==> flow/design.v <==
`timescale 1ns / 1ps
module abs_diff_7(
    input [7:0] x,
    input [7:0] y,
    output [7:0] absdiff
    );
	 assign absdiff = (x>y) ? x-y : y-x;
endmodule
`timescale 1ns / 1ps
module abs_diff_9(
    input [9:0] x,
    input [9:0] y,
    output [9:0] absdiff
    );
	 assign absdiff = (x>y) ? x-y : y-x;
endmodule
`timescale 1ns / 1ps
module abs_val_8
    (input signed [8:0] v,
     output wire [7:0] absv);
     assign absv = (v[8] == 1) ? ((~v)+1) : v;
endmodule
`timescale 1ns / 1ps
module quadrant(
    input signed [8:0] x,
    input signed [8:0] y,
    output [1:0] q
    );
	 wire [1:0] x_p;
	 wire [1:0] x_n;
	 assign x_p = (y >= 0) ? 0 : 3;
	 assign x_n = (y >= 0) ? 1 : 2;
	 assign q = (x >= 0) ? x_p : x_n;
endmodule
`timescale 1ns / 1ps
module polar_to_cartesian
    (input [11:0] r_theta,  
     output reg signed [8:0] x_value,  
     output reg signed [8:0] y_value);
	parameter POS = 9'sb0_0000_0001;
	parameter NEG = 9'sb1_1111_1111;
   parameter ZERO = 9'sb0_0000_0000;
   wire [31:0] rsin_15deg;  
   wire [31:0] rsin_30deg;  
   wire [31:0] rsin_45deg;  
   wire [31:0] rsin_60deg;  
   wire [31:0] rsin_75deg;  
   assign rsin_15deg = (r_theta[7:0]*66) >> 8;  
   assign rsin_30deg = r_theta[7:0] >> 2;  
   assign rsin_45deg = (r_theta[7:0]*181) >> 8;             
   assign rsin_60deg = (r_theta[7:0]*222) >> 8;  
   assign rsin_75deg = (r_theta[7:0]*247) >> 8;
   always @(*) begin
      case (r_theta[11:8])
         4'h1: begin  
            x_value = POS*rsin_75deg[7:0]; 
            y_value = POS*rsin_15deg[7:0];
         end
         4'h2: begin  
            x_value = POS*rsin_60deg[7:0]; 
            y_value = POS*rsin_30deg[7:0];
         end
         4'h3: begin  
            x_value = POS*rsin_45deg[7:0]; 
            y_value = POS*rsin_45deg[7:0];
         end
         4'h4: begin  
            x_value = POS*rsin_30deg[7:0]; 
            y_value = POS*rsin_60deg[7:0];
         end
         4'h5: begin  
            x_value = POS*rsin_15deg[7:0]; 
            y_value = POS*rsin_75deg[7:0];
         end
         4'h6: begin  
            x_value = POS*ZERO; 
            y_value = POS*r_theta[7:0];
         end
         4'h7: begin  
            x_value = NEG*rsin_15deg[7:0]; 
            y_value = POS*rsin_75deg[7:0];
         end
         4'h8: begin  
            x_value = NEG*rsin_30deg[7:0]; 
            y_value = POS*rsin_60deg[7:0];
         end
         4'h9: begin  
            x_value = NEG*rsin_45deg[7:0]; 
            y_value = POS*rsin_45deg[7:0];
         end
         4'hA: begin  
            x_value = NEG*rsin_60deg[7:0]; 
            y_value = POS*rsin_30deg[7:0];
         end
         4'hB: begin  
            x_value = NEG*rsin_75deg[7:0]; 
            y_value = POS*rsin_15deg[7:0];
         end
         4'hC: begin  
            x_value = NEG*r_theta[7:0]; 
            y_value = ZERO;
         end
         default: begin  
            x_value = POS*r_theta[7:0]; 
            y_value = ZERO;
         end
      endcase
   end
endmodule
`timescale 1ns / 1ps
module calc_abs7rtan_00_75_15
    (input [7:0] r,
     output wire [7:0] abs7rtan_15,
     output wire [7:0] abs7rtan_30,
     output wire [7:0] abs7rtan_45,
     output wire [9:0] abs7rtan_60,
     output wire [9:0] abs7rtan_75);
		wire signed [31:0] rtan_15deg;  
		wire signed [31:0] rtan_30deg;  
		wire signed [31:0] rtan_60deg;  
		wire signed [31:0] rtan_75deg;  
		assign rtan_15deg = (r*16'sh0225) >>> 11;
		assign rtan_30deg = (r*16'sh024f) >>> 10;
		assign rtan_60deg = (r*16'sh0DDB) >>> 11;
		assign rtan_75deg = (r*16'sh1DDB) >>> 11;
		assign abs7rtan_15 = rtan_15deg[7:0];
		assign abs7rtan_30 = rtan_30deg[7:0];
		assign abs7rtan_45 = r;
		assign abs7rtan_60 = rtan_60deg[9:0];
		assign abs7rtan_75 = rtan_75deg[9:0];
endmodule
`timescale 1ns / 1ps
module find_min_5_vals_cascading(
    input [7:0] input1,
    input [7:0] input2,
    input [7:0] input3,
    input [7:0] input4,
    input [7:0] input5,
    output [2:0] output_index
    );
	wire comp1_2;
	wire comp2_3;
	wire comp3_4;
	wire comp4_5;
	assign comp1_2 = input1 >= input2;
	assign comp2_3 = input2 >= input3;
	assign comp3_4 = input3 >= input4;
	assign comp4_5 = input4 >= input5;
	wire is1;
	wire is5;
	wire is2;
	wire is4;
	assign is1 = ((!comp1_2) & (!comp2_3) & (!comp3_4) & (!comp4_5));
	assign is5 = (comp1_2 & comp2_3 & comp3_4 & comp4_5);
	assign is2 = ((!is1) & (!is5) & (!comp2_3) & (!comp3_4));
	assign is4 = ((!is1) & (!is5) & (comp2_3) & (comp3_4));
	assign output_index = is1 ? 3'h1 : (is5 ? 3'h5 : (is2 ? 3'h2 : (is4 ? 3'h4 : 3'h3)));
endmodule
`timescale 1ns / 1ps
module calc_r_y_theta(
   input [7:0] y,
   input [7:0] x,  
   input [3:0] theta,
   output reg [7:0] r);
   wire [31:0] r_15deg;  
   wire [31:0] r_30deg;  
   wire [31:0] r_45deg;  
   wire [31:0] r_60deg;  
   wire [31:0] r_75deg;  
   assign r_15deg = (y*989) >> 10;
   assign r_30deg = y >> 9;
   assign r_45deg = (y*362) >> 10;
   assign r_60deg = (y*296) >> 10;
   assign r_75deg = (y*265) >> 10;
   always @(*) begin
      case(theta)
         1: r = r_15deg[7:0];
         2: r = r_30deg[7:0];
         3: r = r_45deg[7:0];
         4: r = r_60deg[7:0];
         5: r = r_75deg[7:0];
         6: r = y;  
         default: r = x;  
      endcase
   end
endmodule
`timescale 1ns / 1ps
module orientation_math
    (input [11:0] r_theta_original,  
     input [11:0] r_theta_final,  
     input clock,
     input enable,
     input reset,
     output reg done,
     output reg [4:0] orientation);
	parameter DEG360 = 5'h18;
	parameter DEG180 = 5'h0C;
	parameter ERROR_FACTOR = 4;
	reg [3:0] state;
	parameter IDLE 			 	= 4'h0;
	parameter SHORTCUT_TEST		= 4'h1;
	parameter SHORTCUT_TEST_2	= 4'h2;
	parameter PTC					= 4'h3;
	parameter DELTAS				= 4'h4;
	parameter ABS_DELTA_QUAD 	= 4'h5;
	parameter DX_TAN				= 4'h6;
	parameter ABS_DIFF			= 4'h7;
	parameter BASE_ANGLE_CALC	= 4'h8;
	parameter CALC_ORIENTATION	= 4'h9;
	parameter REPORT			 	= 4'hF;
	reg [4:0] original_base_angle;
	reg [4:0] shortcut_quadrant_adjust;
	reg signed [8:0] x_original;
	reg signed [8:0] y_original;
	reg signed [8:0] x_final;
	reg signed [8:0] y_final;
	wire signed [8:0] x_original_t;
	wire signed [8:0] y_original_t;
	wire signed [8:0] x_final_t;
	wire signed [8:0] y_final_t;
	polar_to_cartesian ptc_original (.r_theta(r_theta_original),.x_value(x_original_t),.y_value(y_original_t));
	polar_to_cartesian ptc_final (.r_theta(r_theta_final),.x_value(x_final_t),.y_value(y_final_t));
	reg signed [8:0] delta_y;
	reg signed [8:0] delta_x;
	wire [7:0] abs_delta_x_t;
	wire [7:0] abs_delta_y_t;
	reg [7:0] abs_delta_x;
	reg [7:0] abs_delta_y;
	reg [1:0] quadrant;
	wire [1:0] quadrant_t;
	abs_val_8 absx (.v(delta_x),.absv(abs_delta_x_t));
	abs_val_8 absy (.v(delta_y),.absv(abs_delta_y_t));
	quadrant q1 (.x(delta_x),.y(delta_y),.q(quadrant_t));
	reg [7:0] abs_dx_tan15;
	reg [7:0] abs_dx_tan30;
	reg [7:0] abs_dx_tan45;
	reg [9:0] abs_dx_tan60;
	reg [9:0] abs_dx_tan75;
	wire [7:0] abs_dx_tan15_t;
	wire [7:0] abs_dx_tan30_t;
	wire [7:0] abs_dx_tan45_t;
	wire [9:0] abs_dx_tan60_t;
	wire [9:0] abs_dx_tan75_t;
	calc_abs7rtan_00_75_15 abstan(.r(abs_delta_x),.abs7rtan_15(abs_dx_tan15_t),
											 .abs7rtan_30(abs_dx_tan30_t),.abs7rtan_45(abs_dx_tan45_t),
											 .abs7rtan_60(abs_dx_tan60_t),.abs7rtan_75(abs_dx_tan75_t));
	reg [7:0] diff_15;
	reg [7:0] diff_30;
	reg [7:0] diff_45;
	reg [7:0] diff_60;
	reg [7:0] diff_75;
	wire [7:0] diff_15_t;
	wire [7:0] diff_30_t;
	wire [7:0] diff_45_t;
	wire [9:0] diff_60_t;
	wire [9:0] diff_75_t;
	abs_diff_7 abdiff15 (.y(abs_delta_y),.x(abs_dx_tan15),.absdiff(diff_15_t));
	abs_diff_7 abdiff30 (.y(abs_delta_y),.x(abs_dx_tan30),.absdiff(diff_30_t));
	abs_diff_7 abdiff45 (.y(abs_delta_y),.x(abs_dx_tan45),.absdiff(diff_45_t));
	abs_diff_9 abdiff60 (.y({2'b00,abs_delta_y}),.x(abs_dx_tan60),.absdiff(diff_60_t));
	abs_diff_9 abdiff75 (.y({2'b00,abs_delta_y}),.x(abs_dx_tan75),.absdiff(diff_75_t));
	reg [2:0] base_angle;
	wire [2:0] base_angle_t;
	find_min_5_vals_cascading min5( 	.input1(diff_15),.input2(diff_30),
												.input3(diff_45),.input4(diff_60),
												.input5(diff_75),.output_index(base_angle_t));
   always @(posedge clock) begin
      if (reset) begin
         state <= IDLE;
         done <= 0;
			orientation <= 5'h00;
      end
      else begin
         case(state)
				SHORTCUT_TEST: begin
					if (r_theta_original[11:8] == r_theta_final[11:8]) begin
						original_base_angle <= {1'b0,r_theta_original[11:8]};
						shortcut_quadrant_adjust <= (r_theta_final[7:0] >= r_theta_original[7:0]) ? 0 : 12;
						state <= SHORTCUT_TEST_2;
					end
					else begin
						state <= PTC;
					end
				end
				SHORTCUT_TEST_2: begin
					orientation <= original_base_angle + shortcut_quadrant_adjust;
					state <= REPORT;
				end
				PTC: begin
					x_original <= x_original_t;
					y_original <= y_original_t;
					x_final <= x_final_t;
					y_final <= y_final_t;
					state <= DELTAS;
				end
				DELTAS: begin
					delta_x <= x_final - x_original;
					delta_y <= y_final - y_original;
					state <= ABS_DELTA_QUAD;
				end
				ABS_DELTA_QUAD: begin
					abs_delta_x <= abs_delta_x_t;
					abs_delta_y <= abs_delta_y_t;
					quadrant <= quadrant_t;
					state <= DX_TAN;
				end
				DX_TAN: begin
					if (abs_delta_y <= ERROR_FACTOR) begin
						orientation <= 0 + (delta_x < 0 ? 12 : 0);
						state <= REPORT;
					end
					else if (abs_delta_x <= ERROR_FACTOR) begin
						orientation <= 6 + (delta_y < 0 ? 12 : 0);
						state <= REPORT;
					end
					else begin
						abs_dx_tan15 <= abs_dx_tan15_t;
						abs_dx_tan30 <= abs_dx_tan30_t;
						abs_dx_tan45 <= abs_dx_tan45_t;
						abs_dx_tan60 <= abs_dx_tan60_t;
						abs_dx_tan75 <= abs_dx_tan75_t;
						state <= ABS_DIFF;
					end
				end
				ABS_DIFF: begin
					diff_15 <= diff_15_t;
					diff_30 <= diff_30_t;
					diff_45 <= diff_45_t;
					diff_60 <= diff_60_t > 8'hFF ? 8'hFE : diff_60_t[7:0];  
					diff_75 <= diff_75_t > 8'hFF ? 8'hFF : diff_75_t[7:0];
					state <= BASE_ANGLE_CALC;
   			end
				BASE_ANGLE_CALC: begin
					base_angle <= base_angle_t;
					state <= CALC_ORIENTATION;
				end
				CALC_ORIENTATION: begin
					case(quadrant)
						1: orientation <= (DEG180 - base_angle);  
						2: orientation <= (DEG180 + base_angle);  
						3: orientation <= (DEG360 - base_angle);  
						default: orientation <= base_angle;  
					endcase
					state <= REPORT;
				end
				REPORT: begin
					done <= 1;
					state <= IDLE;
					if (orientation >= DEG360) begin
						orientation <= orientation - DEG360;
					end
				end
				default: begin
					if (enable) begin
						state <= SHORTCUT_TEST;
						done <= 0;
					end
				end
			endcase
		end
	end
endmodule
`timescale 1ns / 1ps
module path_math
    (input [11:0] location,  
     input [11:0] target,  
     input [4:0] current_orientation,  
     input clock,
     input enable,
     input reset,
     output reg done,
	  output reg [4:0] needed_orientation,  
     output reg [11:0] move_command);  
	parameter DEG360 = 5'h18;
	parameter DEG180 = 5'h0C;
	reg [3:0] state;
	parameter IDLE 			 			= 4'h0;
	parameter NEEDED_ORIENTATION_1	= 4'h1;
	parameter ONE_CYCLE_DELAY_1		= 4'h2;
	parameter NEEDED_ORIENTATION_2	= 4'h3;
	parameter ONE_CYCLE_DELAY_2		= 4'h4;
	parameter PTC_AND_ANGLE 			= 4'h5;
	parameter DELTAS						= 4'h6;
	parameter ABS_DELTA_QUAD 			= 4'h7;
   parameter ORIENT_BASE_ANGLE		= 4'h8;
	parameter ABS_DY_DIV_SIN			= 4'h9;
	parameter REPORT			 			= 4'hF;
	reg orientation_helper_enable;
   wire [4:0] orientation_t;
	wire orientation_done;
   orientation_math om (.r_theta_original(location),.r_theta_final(target),.orientation(orientation_t),
                        .enable(orientation_helper_enable),.done(orientation_done),.reset(reset),.clock(clock));
   reg [4:0] angle;
	reg signed [8:0] x_location;
	reg signed [8:0] y_location;
	reg signed [8:0] x_target;
	reg signed [8:0] y_target;
	wire signed [8:0] x_location_t;
	wire signed [8:0] y_location_t;
	wire signed [8:0] x_target_t;
	wire signed [8:0] y_target_t;
	polar_to_cartesian ptc_original (.r_theta(location),.x_value(x_location_t),.y_value(y_location_t));
	polar_to_cartesian ptc_final (.r_theta(target),.x_value(x_target_t),.y_value(y_target_t));
	reg signed [8:0] delta_y;
	reg signed [8:0] delta_x;
	wire [7:0] abs_delta_x_t;
	wire [7:0] abs_delta_y_t;
	reg [7:0] abs_delta_x;
	reg [7:0] abs_delta_y;
	reg [1:0] quadrant;
	wire [1:0] quadrant_t;
	abs_val_8 absx (.v(delta_x),.absv(abs_delta_x_t));
	abs_val_8 absy (.v(delta_y),.absv(abs_delta_y_t));
	quadrant q1 (.x(delta_x),.y(delta_y),.q(quadrant_t));
	reg [2:0] base_angle;
	reg [6:0] distance;
   wire [7:0] distance_t;
	calc_r_y_theta calcr (.y(abs_delta_y),.x(abs_delta_x),.theta(base_angle),.r(distance_t));
	always @(posedge clock) begin
      if (reset) begin
         state <= IDLE;
         done <= 0;
			angle <= 0;
         x_location <= 0;
         y_location <= 0;
         x_target <= 0;
         y_target <= 0;
         delta_x <= 0;
         delta_y <= 0;
         abs_delta_x <= 0;
         abs_delta_y <= 0;
         quadrant <= 0;
         base_angle <= 0;
         distance <= 0;
         move_command <= 0;
			orientation_helper_enable <= 0;
			needed_orientation <= 0;
      end
      else begin
         case(state)
				NEEDED_ORIENTATION_1: begin
					orientation_helper_enable <= 1;
					state <= ONE_CYCLE_DELAY_1;
				end
				ONE_CYCLE_DELAY_1: state <= NEEDED_ORIENTATION_2;
				NEEDED_ORIENTATION_2: begin
					orientation_helper_enable <= 0;
					if (orientation_done) begin
						needed_orientation <= orientation_t;
						state <= ONE_CYCLE_DELAY_2;
					end
				end
				ONE_CYCLE_DELAY_2: state <= PTC_AND_ANGLE;
				PTC_AND_ANGLE: begin
               angle <= needed_orientation - current_orientation + ((current_orientation > needed_orientation) ? DEG360 : 0);
					x_location <= x_location_t;
					y_location <= y_location_t;
					x_target <= x_target_t;
					y_target <= y_target_t;
					state <= DELTAS;
				end
				DELTAS: begin
					delta_x <= x_target - x_location;
					delta_y <= y_target - y_location;
					state <= ABS_DELTA_QUAD;
				end
				ABS_DELTA_QUAD: begin
					abs_delta_x <= abs_delta_x_t;
					abs_delta_y <= abs_delta_y_t;
					quadrant <= quadrant_t;
					state <= ORIENT_BASE_ANGLE;
				end
				ORIENT_BASE_ANGLE: begin
               case (quadrant)
                  1: base_angle <= (DEG180 - needed_orientation);
                  2: base_angle <= (needed_orientation - DEG180);
                  3: base_angle <= (DEG360 - needed_orientation);
                  default: base_angle <= needed_orientation[3:0];
               endcase
               state <= ABS_DY_DIV_SIN;
				end
				ABS_DY_DIV_SIN: begin
					distance <= distance_t[6:0];
					state <= REPORT;
				end
				REPORT: begin
					done <= 1;
					state <= IDLE;
					move_command <= {angle,distance};
				end
				default: begin
					if (enable) begin
						state <= NEEDED_ORIENTATION_1;
						done <= 0;
						orientation_helper_enable <= 0;
						needed_orientation <= 0;
					end
				end
			endcase
		end
	end
endmodule
* Step by step through the tools: path_math
Each step is given for the RTL above and for the edited RTL.
Lines under "before" count in the file above, lines under "after" in the edited file.
"change" is "after" less "before", of the values as shown; "relative change" is that difference over "before", in percent.
Cell names lack the library's common part.
A cell with n/a has no value.
- Top :: path_math
- Clock :: clock
- Cell library :: sky130hd
- Library corner :: tt_025C_1v80

* Diff
Unified diff, file above to edited file.
The edit is scripted: it alters the design's behaviour and was not made to optimise anything.
#+begin_src diff
@@ -389,6 +389,13 @@
    wire [4:0] orientation_t;
 	wire orientation_done;
-   orientation_math om (.r_theta_original(location),.r_theta_final(target),.orientation(orientation_t),
-                        .enable(orientation_helper_enable),.done(orientation_done),.reset(reset),.clock(clock));
+   wire [4:0] orientation_t_0, orientation_t_1;
+   wire orientation_done_0, orientation_done_1;
+   orientation_math om (.r_theta_original(location),.r_theta_final(target),.orientation(orientation_t_0),
+                        .enable(orientation_helper_enable),.done(orientation_done_0),.reset(reset),.clock(clock));
+   orientation_math om_twin (.r_theta_original(location), .r_theta_final(~target),
+       .orientation(orientation_t_1), .enable(orientation_helper_enable), .done(orientation_done_1),
+       .reset(reset), .clock(clock));
+   assign orientation_t = orientation_t_0 ^ orientation_t_1;
+   assign orientation_done = orientation_done_0 ^ orientation_done_1;
    reg [4:0] angle;
 	reg signed [8:0] x_location;
#+end_src

* After elaboration
Counts by Yosys on the flattened word-level netlist (proc, flatten, opt, wreduce; memories kept). Register bits leave out memories and registers merged into their read ports (data or address). Print and check cells are left out. Cells with the same type and inputs are merged into one.
** Storage and ports
- register bits after elaboration :: before 287, after 465, change +178, relative change +62.02%
- input port bits :: before 32, after 32, change 0, relative change 0.00%
- clocked read ports x word width :: before 0, after 0, change 0
- memory cells :: before 0, after 0, change 0
- elaborated cells :: before 295, after 475, change +180, relative change +61.02%
- ROM bits :: before 0, after 0, change 0
- bits in writable memories :: before 0, after 0, change 0
- latch bits :: before 0, after 0, change 0
** Operators by class
- shifts and indexed selects :: before 0, after 0, change 0
- add/sub/neg operators :: before 29, after 49, change +20, relative change +68.97%
- eq/ne operators :: before 60, after 88, change +28, relative change +46.67%
- $lt $le $gt $ge :: before 22, after 41, change +19, relative change +86.36%
- multiplexer cells :: before 49, after 77, change +28, relative change +57.14%
- $mul :: before 28, after 42, change +14, relative change +50.00%
- div/mod/pow operators :: before 0, after 0, change 0
- reduce/logical cells :: before 42, after 68, change +26, relative change +61.90%
- bitwise logic cells :: before 22, after 41, change +19, relative change +86.36%
** Operators with widths
- AND 1 bit :: before 11, after 22, change +11, relative change +100.00%
- == test 4 x 3 -> 1 bit with constant B :: before 16, after 24, change +8, relative change +50.00%
- == test 4 bit with constant B :: before 16, after 24, change +8, relative change +50.00%
- OR reduction 2 bit :: before 12, after 19, change +7, relative change +58.33%
- AND reduction 2 bit :: before 9, after 15, change +6, relative change +66.67%
- zero test 1 bit :: before 6, after 12, change +6, relative change +100.00%
- subtractor 8 bit :: before 6, after 12, change +6, relative change +100.00%
- 2-to-1 mux 4 bit :: before 8, after 13, change +5, relative change +62.50%
- 2-to-1 mux 8 bit :: before 6, after 11, change +5, relative change +83.33%
- >= comparator 8 bit :: before 5, after 10, change +5, relative change +100.00%
- multiplier 9 x 8 -> 9 bit with constant A :: before 10, after 14, change +4, relative change +40.00%
- == test 4 x 2 -> 1 bit with constant B :: before 8, after 12, change +4, relative change +50.00%
- inverter 1 bit :: before 7, after 10, change +3, relative change +42.86%
- 2-to-1 mux 2 bit :: before 6, after 9, change +3, relative change +50.00%
- 2-to-1 mux 5 bit :: before 6, after 9, change +3, relative change +50.00%
- greater-than comparator 8 bit :: before 3, after 6, change +3, relative change +100.00%
- 2-to-1 mux 3 bit :: before 3, after 6, change +3, relative change +100.00%
- multiplier 8 x 8 -> 16 bit with constant B :: before 5, after 7, change +2, relative change +40.00%
- == test 2 bit with constant B :: before 4, after 6, change +2, relative change +50.00%
- == test 4 x 1 -> 1 bit with constant B :: before 4, after 6, change +2, relative change +50.00%
- >= comparator 9 x 1 -> 1 bit with constant B :: before 4, after 6, change +2, relative change +50.00%
- subtractor 9 bit :: before 4, after 6, change +2, relative change +50.00%
- adder 8 x 2 -> 8 bit with constant B :: before 3, after 5, change +2, relative change +66.67%
- inverter 8 bit :: before 3, after 5, change +2, relative change +66.67%
- AND reduction 3 bit :: before 3, after 5, change +2, relative change +66.67%
- greater-than comparator 10 x 8 -> 1 bit :: before 2, after 4, change +2, relative change +100.00%
- greater-than comparator 10 x 8 -> 1 bit with constant B :: before 2, after 4, change +2, relative change +100.00%
- less-or-equal comparator 8 x 3 -> 1 bit with constant B :: before 2, after 4, change +2, relative change +100.00%
Unchanged operator kinds not shown: 23.
Not every row of either side is listed.

* Logic depth
Yosys ltp: most cells in a row. Word level: on the elaborated netlist, between registers, memories and ports. Mapped: between sequential cells and ports; inverters and the memories' decode and read muxes count.
** Depth
- depth in word-level cells :: before 12, after 12, change 0, relative change 0.00%
- ABC_AREA :: before 0, after 0
- gate-level depth with buffers :: before 34, after 35, change +1, relative change +2.94%

* Synthesis result
The flow's flattened synthesis, as Yosys stat reports it; memories are mapped. The netlist is that of the ABC_AREA named above (0 if unset); the other value can give another one.
** Cells by type
- inv_1 :: before 887, after 1376, change +489, relative change +55.13%
- ha_1 :: before 783, after 1231, change +448, relative change +57.22%
- fa_1 :: before 363, after 560, change +197, relative change +54.27%
- edfxtp_1 :: before 157, after 314, change +157, relative change +100.00%
- xnor2_1 :: before 214, after 341, change +127, relative change +59.35%
- a21oi_1 :: before 201, after 319, change +118, relative change +58.71%
- nor2_1 :: before 253, after 333, change +80, relative change +31.62%
- nand2_1 :: before 181, after 260, change +79, relative change +43.65%
- o21ai_0 :: before 122, after 196, change +74, relative change +60.66%
- nor3_1 :: before 53, after 90, change +37, relative change +69.81%
- xor2_1 :: before 101, after 132, change +31, relative change +30.69%
- nand3_1 :: before 48, after 79, change +31, relative change +64.58%
- o21bai_1 :: before 26, after 53, change +27, relative change +103.85%
- and3_1 :: before 16, after 40, change +24, relative change +150.00%
- a21o_1 :: before 105, after 128, change +23, relative change +21.90%
- nor2b_1 :: before 69, after 91, change +22, relative change +31.88%
- dfxtp_1 :: before 134, after 154, change +20, relative change +14.93%
- mux2i_1 :: before 73, after 91, change +18, relative change +24.66%
Unchanged cell types not shown: 8.
Not every row of either side is listed.
** Synthesis totals
- sequential part of the area (um^2) :: before 7397.1, after 12512.0, change +5114.9, relative change +69.15%
- buffers :: before 83, after 111, change +28, relative change +33.73%
- flip-flop cells :: before 291, after 468, change +177, relative change +60.82%
- mapped cells :: before 4378, after 6658, change +2280, relative change +52.08%
- synthesis area (um^2) :: before 40809.1, after 63606.0, change +22796.9, relative change +55.86%
By module: a second synthesis without flattening, with its own total; a netlist apart from the flattened one above.
** Unflattened totals
- cell total of the unflattened synthesis :: before 6734, after 10415, change +3681, relative change +54.66%
- area (unflattened synthesis) (um^2) :: before 61019.8, after 95375.2, change +34355.4, relative change +56.30%
Each row is one instance without its submodules.
** Modules, before
- polar_to_cartesian :: times used 4, cells 1028, seq. area 0.0 um^2, area 8759.7 um^2
- orientation_math :: times used 1, cells 411, seq. area 5265.0 um^2, area 6837.8 um^2
- path_math :: times used 1, cells 556, seq. area 2342.2 um^2, area 5271.3 um^2
- calc_abs7rtan_00_75_15 :: times used 1, cells 500, seq. area 0.0 um^2, area 4501.8 um^2
- calc_r_y_theta :: times used 1, cells 464, seq. area 0.0 um^2, area 3998.8 um^2
- abs_diff_7 :: times used 3, cells 86, seq. area 0.0 um^2, area 673.1 um^2
- abs_diff_9 :: times used 2, cells 116, seq. area 0.0 um^2, area 862.1 um^2
- find_min_5_vals_cascading :: times used 1, cells 107, seq. area 0.0 um^2, area 864.6 um^2
- abs_val_8 :: times used 4, cells 21, seq. area 0.0 um^2, area 171.4 um^2
- quadrant :: times used 2, cells 5, seq. area 0.0 um^2, area 38.8 um^2
** Modules, after
- polar_to_cartesian :: times used 6, cells 1037, seq. area 0.0 um^2, area 8831.0 um^2
- orientation_math :: times used 2, cells 411, seq. area 5265.0 um^2, area 6837.8 um^2
- calc_abs7rtan_00_75_15 :: times used 2, cells 500, seq. area 0.0 um^2, area 4501.8 um^2
- path_math :: times used 1, cells 572, seq. area 2342.2 um^2, area 5350.1 um^2
- abs_diff_7 :: times used 6, cells 86, seq. area 0.0 um^2, area 673.1 um^2
- calc_r_y_theta :: times used 1, cells 464, seq. area 0.0 um^2, area 3998.8 um^2
- abs_diff_9 :: times used 4, cells 116, seq. area 0.0 um^2, area 862.1 um^2
- find_min_5_vals_cascading :: times used 2, cells 107, seq. area 0.0 um^2, area 864.6 um^2
- abs_val_8 :: times used 6, cells 21, seq. area 0.0 um^2, area 171.4 um^2
- quadrant :: times used 3, cells 5, seq. area 0.0 um^2, area 38.8 um^2

* Path before layout
OpenSTA on the mapped netlist: ideal clock, no wires. The path of least setup slack (recovery checks aside). Input and output delay are each 20% of the period. Register names are those of the netlist, which keeps one name where synthesis merged equal registers.
** Path after synthesis
- path type :: before input port to flip-flop, after input port to flip-flop
- start :: before input location[2], after input (no name shown)
- end :: before register om.x_original[7], after register om.x_final[7]
- period (ns) :: before 12.0, after 12.0, change 0.0, relative change 0.00%
- path delay (ns) :: before 7.720, after 8.322, change +0.602, relative change +7.80%
- required time (ns) :: before 11.737, after 11.743, change +0.006, relative change +0.05%
- stages :: before 29, after 33, change +4, relative change +13.79%
- path slack (ns) :: before 1.880, after 1.278, change -0.602
- data arrival time (ns) :: before 9.857, after 10.465, change +0.608, relative change +6.17%
- path buffers :: before 0, after 1, change +1
- synthesis period reached (ns) :: before 10.12, after 10.722, change +0.602, relative change +5.95%
"path delay" = arrival - input delay + setup time.
"stages" counts driving pins, that of a launching flip-flop among them; a cell with two outputs on the path counts twice.
"synthesis period reached" = period - worst setup slack (recovery checks aside). The figure is calculated, with input and output delays left at 20% of the set period.
Between the ends stands the longest chain of elaborated cells between them, by number of cells; it is not shown to be the way that was timed. Of several equally long chains one is given.
A line is the first line of the expression or statement that the cell stems from. Yosys adds cells for indexed reads and writes and turns some case tables into memories.
On the way, after synthesis, before:
- Cells stage by stage :: fa_1 > inv_1 > fa_1 > inv_1 > fa_1 > inv_1 > fa_1 > inv_1 > ha_1 > and3_1 > a21boi_2 > o31ai_2 > a21oi_1 > nor2_1 > xor2_1 > ha_1 > xnor2_1 > fa_1 > inv_1 > fa_1 > fa_1 > ha_1 > xnor2_1 > a22o_1 > a221o_1 > a211oi_1 > o211ai_1 > a211oi_1 > nor2_1
- Cells in the longest elaborated chain :: 3
** Ends and longest elaborated chain, after synthesis, before
- start, declared :: line 365 : (input [11:0] location,
- multiplier 8 x 8 -> 16 bit :: line 52 : assign rsin_75deg = (r_theta[7:0]*247) >> 8;
- multiplier 9 x 8 -> 9 bit :: line 96 : x_value = NEG*rsin_75deg[7:0];
- case mux 9 bit (select 12 bit) :: line 54 : case (r_theta[11:8])
- end, assigned :: line 290 : x_original <= x_original_t;
- end, declared :: line 213 : reg signed [8:0] x_original;
On the way, after synthesis, after:
- Cells stage by stage :: clkbuf_1 > inv_1 > fa_1 > inv_1 > ha_1 > inv_1 > fa_1 > fa_1 > inv_1 > ha_1 > o21ai_0 > nand2b_1 > a31oi_1 > o211ai_1 > a21o_1 > a21oi_1 > xnor2_1 > fa_1 > inv_1 > fa_1 > inv_1 > fa_1 > inv_1 > fa_1 > inv_1 > ha_1 > xor2_1 > o22ai_1 > a2111oi_0 > o221a_2 > o221ai_1 > a21oi_1 > nor2_1
- Cells in the longest elaborated chain :: 3
** Ends and longest elaborated chain, after synthesis, after
- start, declared :: line 366
- multiplier 8 x 8 -> 16 bit :: line 52 : assign rsin_75deg = (r_theta[7:0]*247) >> 8;
- multiplier 9 x 8 -> 9 bit :: line 96 : x_value = NEG*rsin_75deg[7:0];
- case mux 9 bit (select 12 bit) :: line 54 : case (r_theta[11:8])
- end, assigned :: line 292 : x_final <= x_final_t;
- end, declared :: line 215 : reg signed [8:0] x_final;

* Path in the finished layout
Path of least setup slack in the final report of each run of set A (OpenROAD, finished layout, wires in). Where an end is a register, its clock arrival counts in the times.
** Path after layout
- path type :: before input port to flip-flop, after input port to flip-flop
- start :: before input location[3], after input (no name shown)
- end :: before register om.x_original[7], after register om_twin.x_final[7]
- stages :: before 32, after 30, change -2, relative change -6.25%
- period (ns) :: before 11.0, after 11.0, change 0.0, relative change 0.00%
- data arrival time (ns) :: before 10.77, after 10.76, change -0.01, relative change -0.09%
- required time (ns) :: before 11.34, after 11.33, change -0.01, relative change -0.09%
- path slack (ns) :: before 0.57, after 0.57, change 0.00
- path buffers :: before 2, after 2, change 0, relative change 0.00%
Between the ends stands the longest chain of elaborated cells between them, by number of cells; it is not shown to be the way that was timed. Of several equally long chains one is given.
On the way, after layout, before:
- Cells stage by stage :: clkdlybuf4s50_1 > buf_4 > fa_1 > inv_1 > fa_1 > inv_1 > fa_1 > inv_1 > fa_1 > inv_1 > ha_1 > nand2_1 > a221o_1 > a21boi_1 > o21ai_0 > a211o_1 > fa_1 > inv_1 > ha_1 > inv_1 > fa_1 > fa_1 > inv_1 > ha_1 > a21oi_1 > xnor2_1 > a22o_1 > a221o_1 > a211oi_1 > o211ai_1 > a211oi_1 > nor2_1
- Cells in the longest elaborated chain :: 3
** Ends and longest elaborated chain, after layout, before
- start, declared :: line 365 : (input [11:0] location,
- multiplier 8 x 8 -> 16 bit :: line 52 : assign rsin_75deg = (r_theta[7:0]*247) >> 8;
- multiplier 9 x 8 -> 9 bit :: line 96 : x_value = NEG*rsin_75deg[7:0];
- case mux 9 bit (select 12 bit) :: line 54 : case (r_theta[11:8])
- end, assigned :: line 290 : x_original <= x_original_t;
- end, declared :: line 213 : reg signed [8:0] x_original;
On the way, after layout, after:
- Cells stage by stage :: clkdlybuf4s50_1 > inv_1 > fa_1 > buf_4 > inv_1 > fa_1 > inv_1 > fa_1 > inv_1 > fa_1 > inv_1 > ha_1 > nand3_1 > a21oi_1 > nor3_1 > nor3_1 > a2111oi_0 > xnor2_1 > fa_1 > fa_1 > inv_1 > fa_1 > fa_1 > ha_1 > xor2_1 > o22ai_1 > a221oi_1 > o211ai_1 > a21oi_1 > a32oi_1
- Cells in the longest elaborated chain :: 4
** Ends and longest elaborated chain, after layout, after
- start, declared :: line 366
- inverter 12 bit :: line 395
- multiplier 8 x 8 -> 16 bit :: line 52 : assign rsin_75deg = (r_theta[7:0]*247) >> 8;
- multiplier 9 x 8 -> 9 bit :: line 96 : x_value = NEG*rsin_75deg[7:0];
- case mux 9 bit (select 12 bit) :: line 54 : case (r_theta[11:8])
- end, assigned :: line 292 : x_final <= x_final_t;
- end, declared :: line 215 : reg signed [8:0] x_final;

* Layout results
Both versions went through the flow (Yosys, OpenROAD) with the same settings in each pair. Constraints: input delay and output delay 20% of the set period each, output load 0.01 pF.
Flow settings, set A:
- CORE_UTILIZATION :: 40
- period_ns :: 11.0
- CAP_MARGIN :: 20
- CORE_MARGIN :: 2
- SLEW_MARGIN :: 20
** Results, set A
- synthesized cell area (um^2) :: before 40809.1, after 63606.0, change +22796.9, relative change +55.86%
- std-cell area (final layout) (um^2) :: before 44589.0, after 69422.8, change +24833.8, relative change +55.69%
- post-layout utilization (%) :: before 44.0, after 43.9, change -0.1
- die area (um^2) :: before 104594.0, after 162220.0, change +57626.0, relative change +55.09%
- clock period achieved (ns) :: before 10.431, after 10.432, change +0.001, relative change +0.01%
- worst setup slack after layout (ns) :: before 0.569, after 0.568, change -0.001
- post-route setup TNS (ns) :: before 0.000, after 0.000, change 0.000
- smallest hold slack (ns) :: before 0.453, after 0.455, change +0.002
Flow settings, set B:
- ABC_AREA :: 1
- CELL_PAD_IN_SITES_DETAIL_PLACEMENT :: 1
- CORE_ASPECT_RATIO :: 1.07
- CORE_UTILIZATION :: 30
- CTS_CLUSTER_DIAMETER :: 328
- GPL_ROUTABILITY_DRIVEN :: 0
- GPL_TIMING_DRIVEN :: 1
- MAX_ROUTING_LAYER :: met4
- PLACE_DENSITY_LB_ADDON :: 0.09
- SETUP_SLACK_MARGIN :: -0.43
- SLEW_MARGIN :: 35
- TNS_END_PERCENT :: 15
- period_ns :: 10.1
- CAP_MARGIN :: 20
- CORE_MARGIN :: 2
** Results, set B
- synthesized cell area (um^2) :: before 43610.6, after 66353.6, change +22743.0, relative change +52.15%
- std-cell area (final layout) (um^2) :: before 48088.6, after 73773.3, change +25684.7, relative change +53.41%
- post-layout utilization (%) :: before 33.4, after 33.6, change +0.2
- die area (um^2) :: before 148436.0, after 224959.0, change +76523.0, relative change +51.55%
- clock period achieved (ns) :: before 9.642, after 9.708, change +0.066, relative change +0.68%
- worst setup slack after layout (ns) :: before 0.458, after 0.392, change -0.066
- post-route setup TNS (ns) :: before 0.000, after 0.000, change 0.000
- smallest hold slack (ns) :: before 0.423, after 0.431, change +0.008
"clock period achieved" = clock period - worst setup slack. The figure is calculated, with input and output delays left at 20% of the set period.
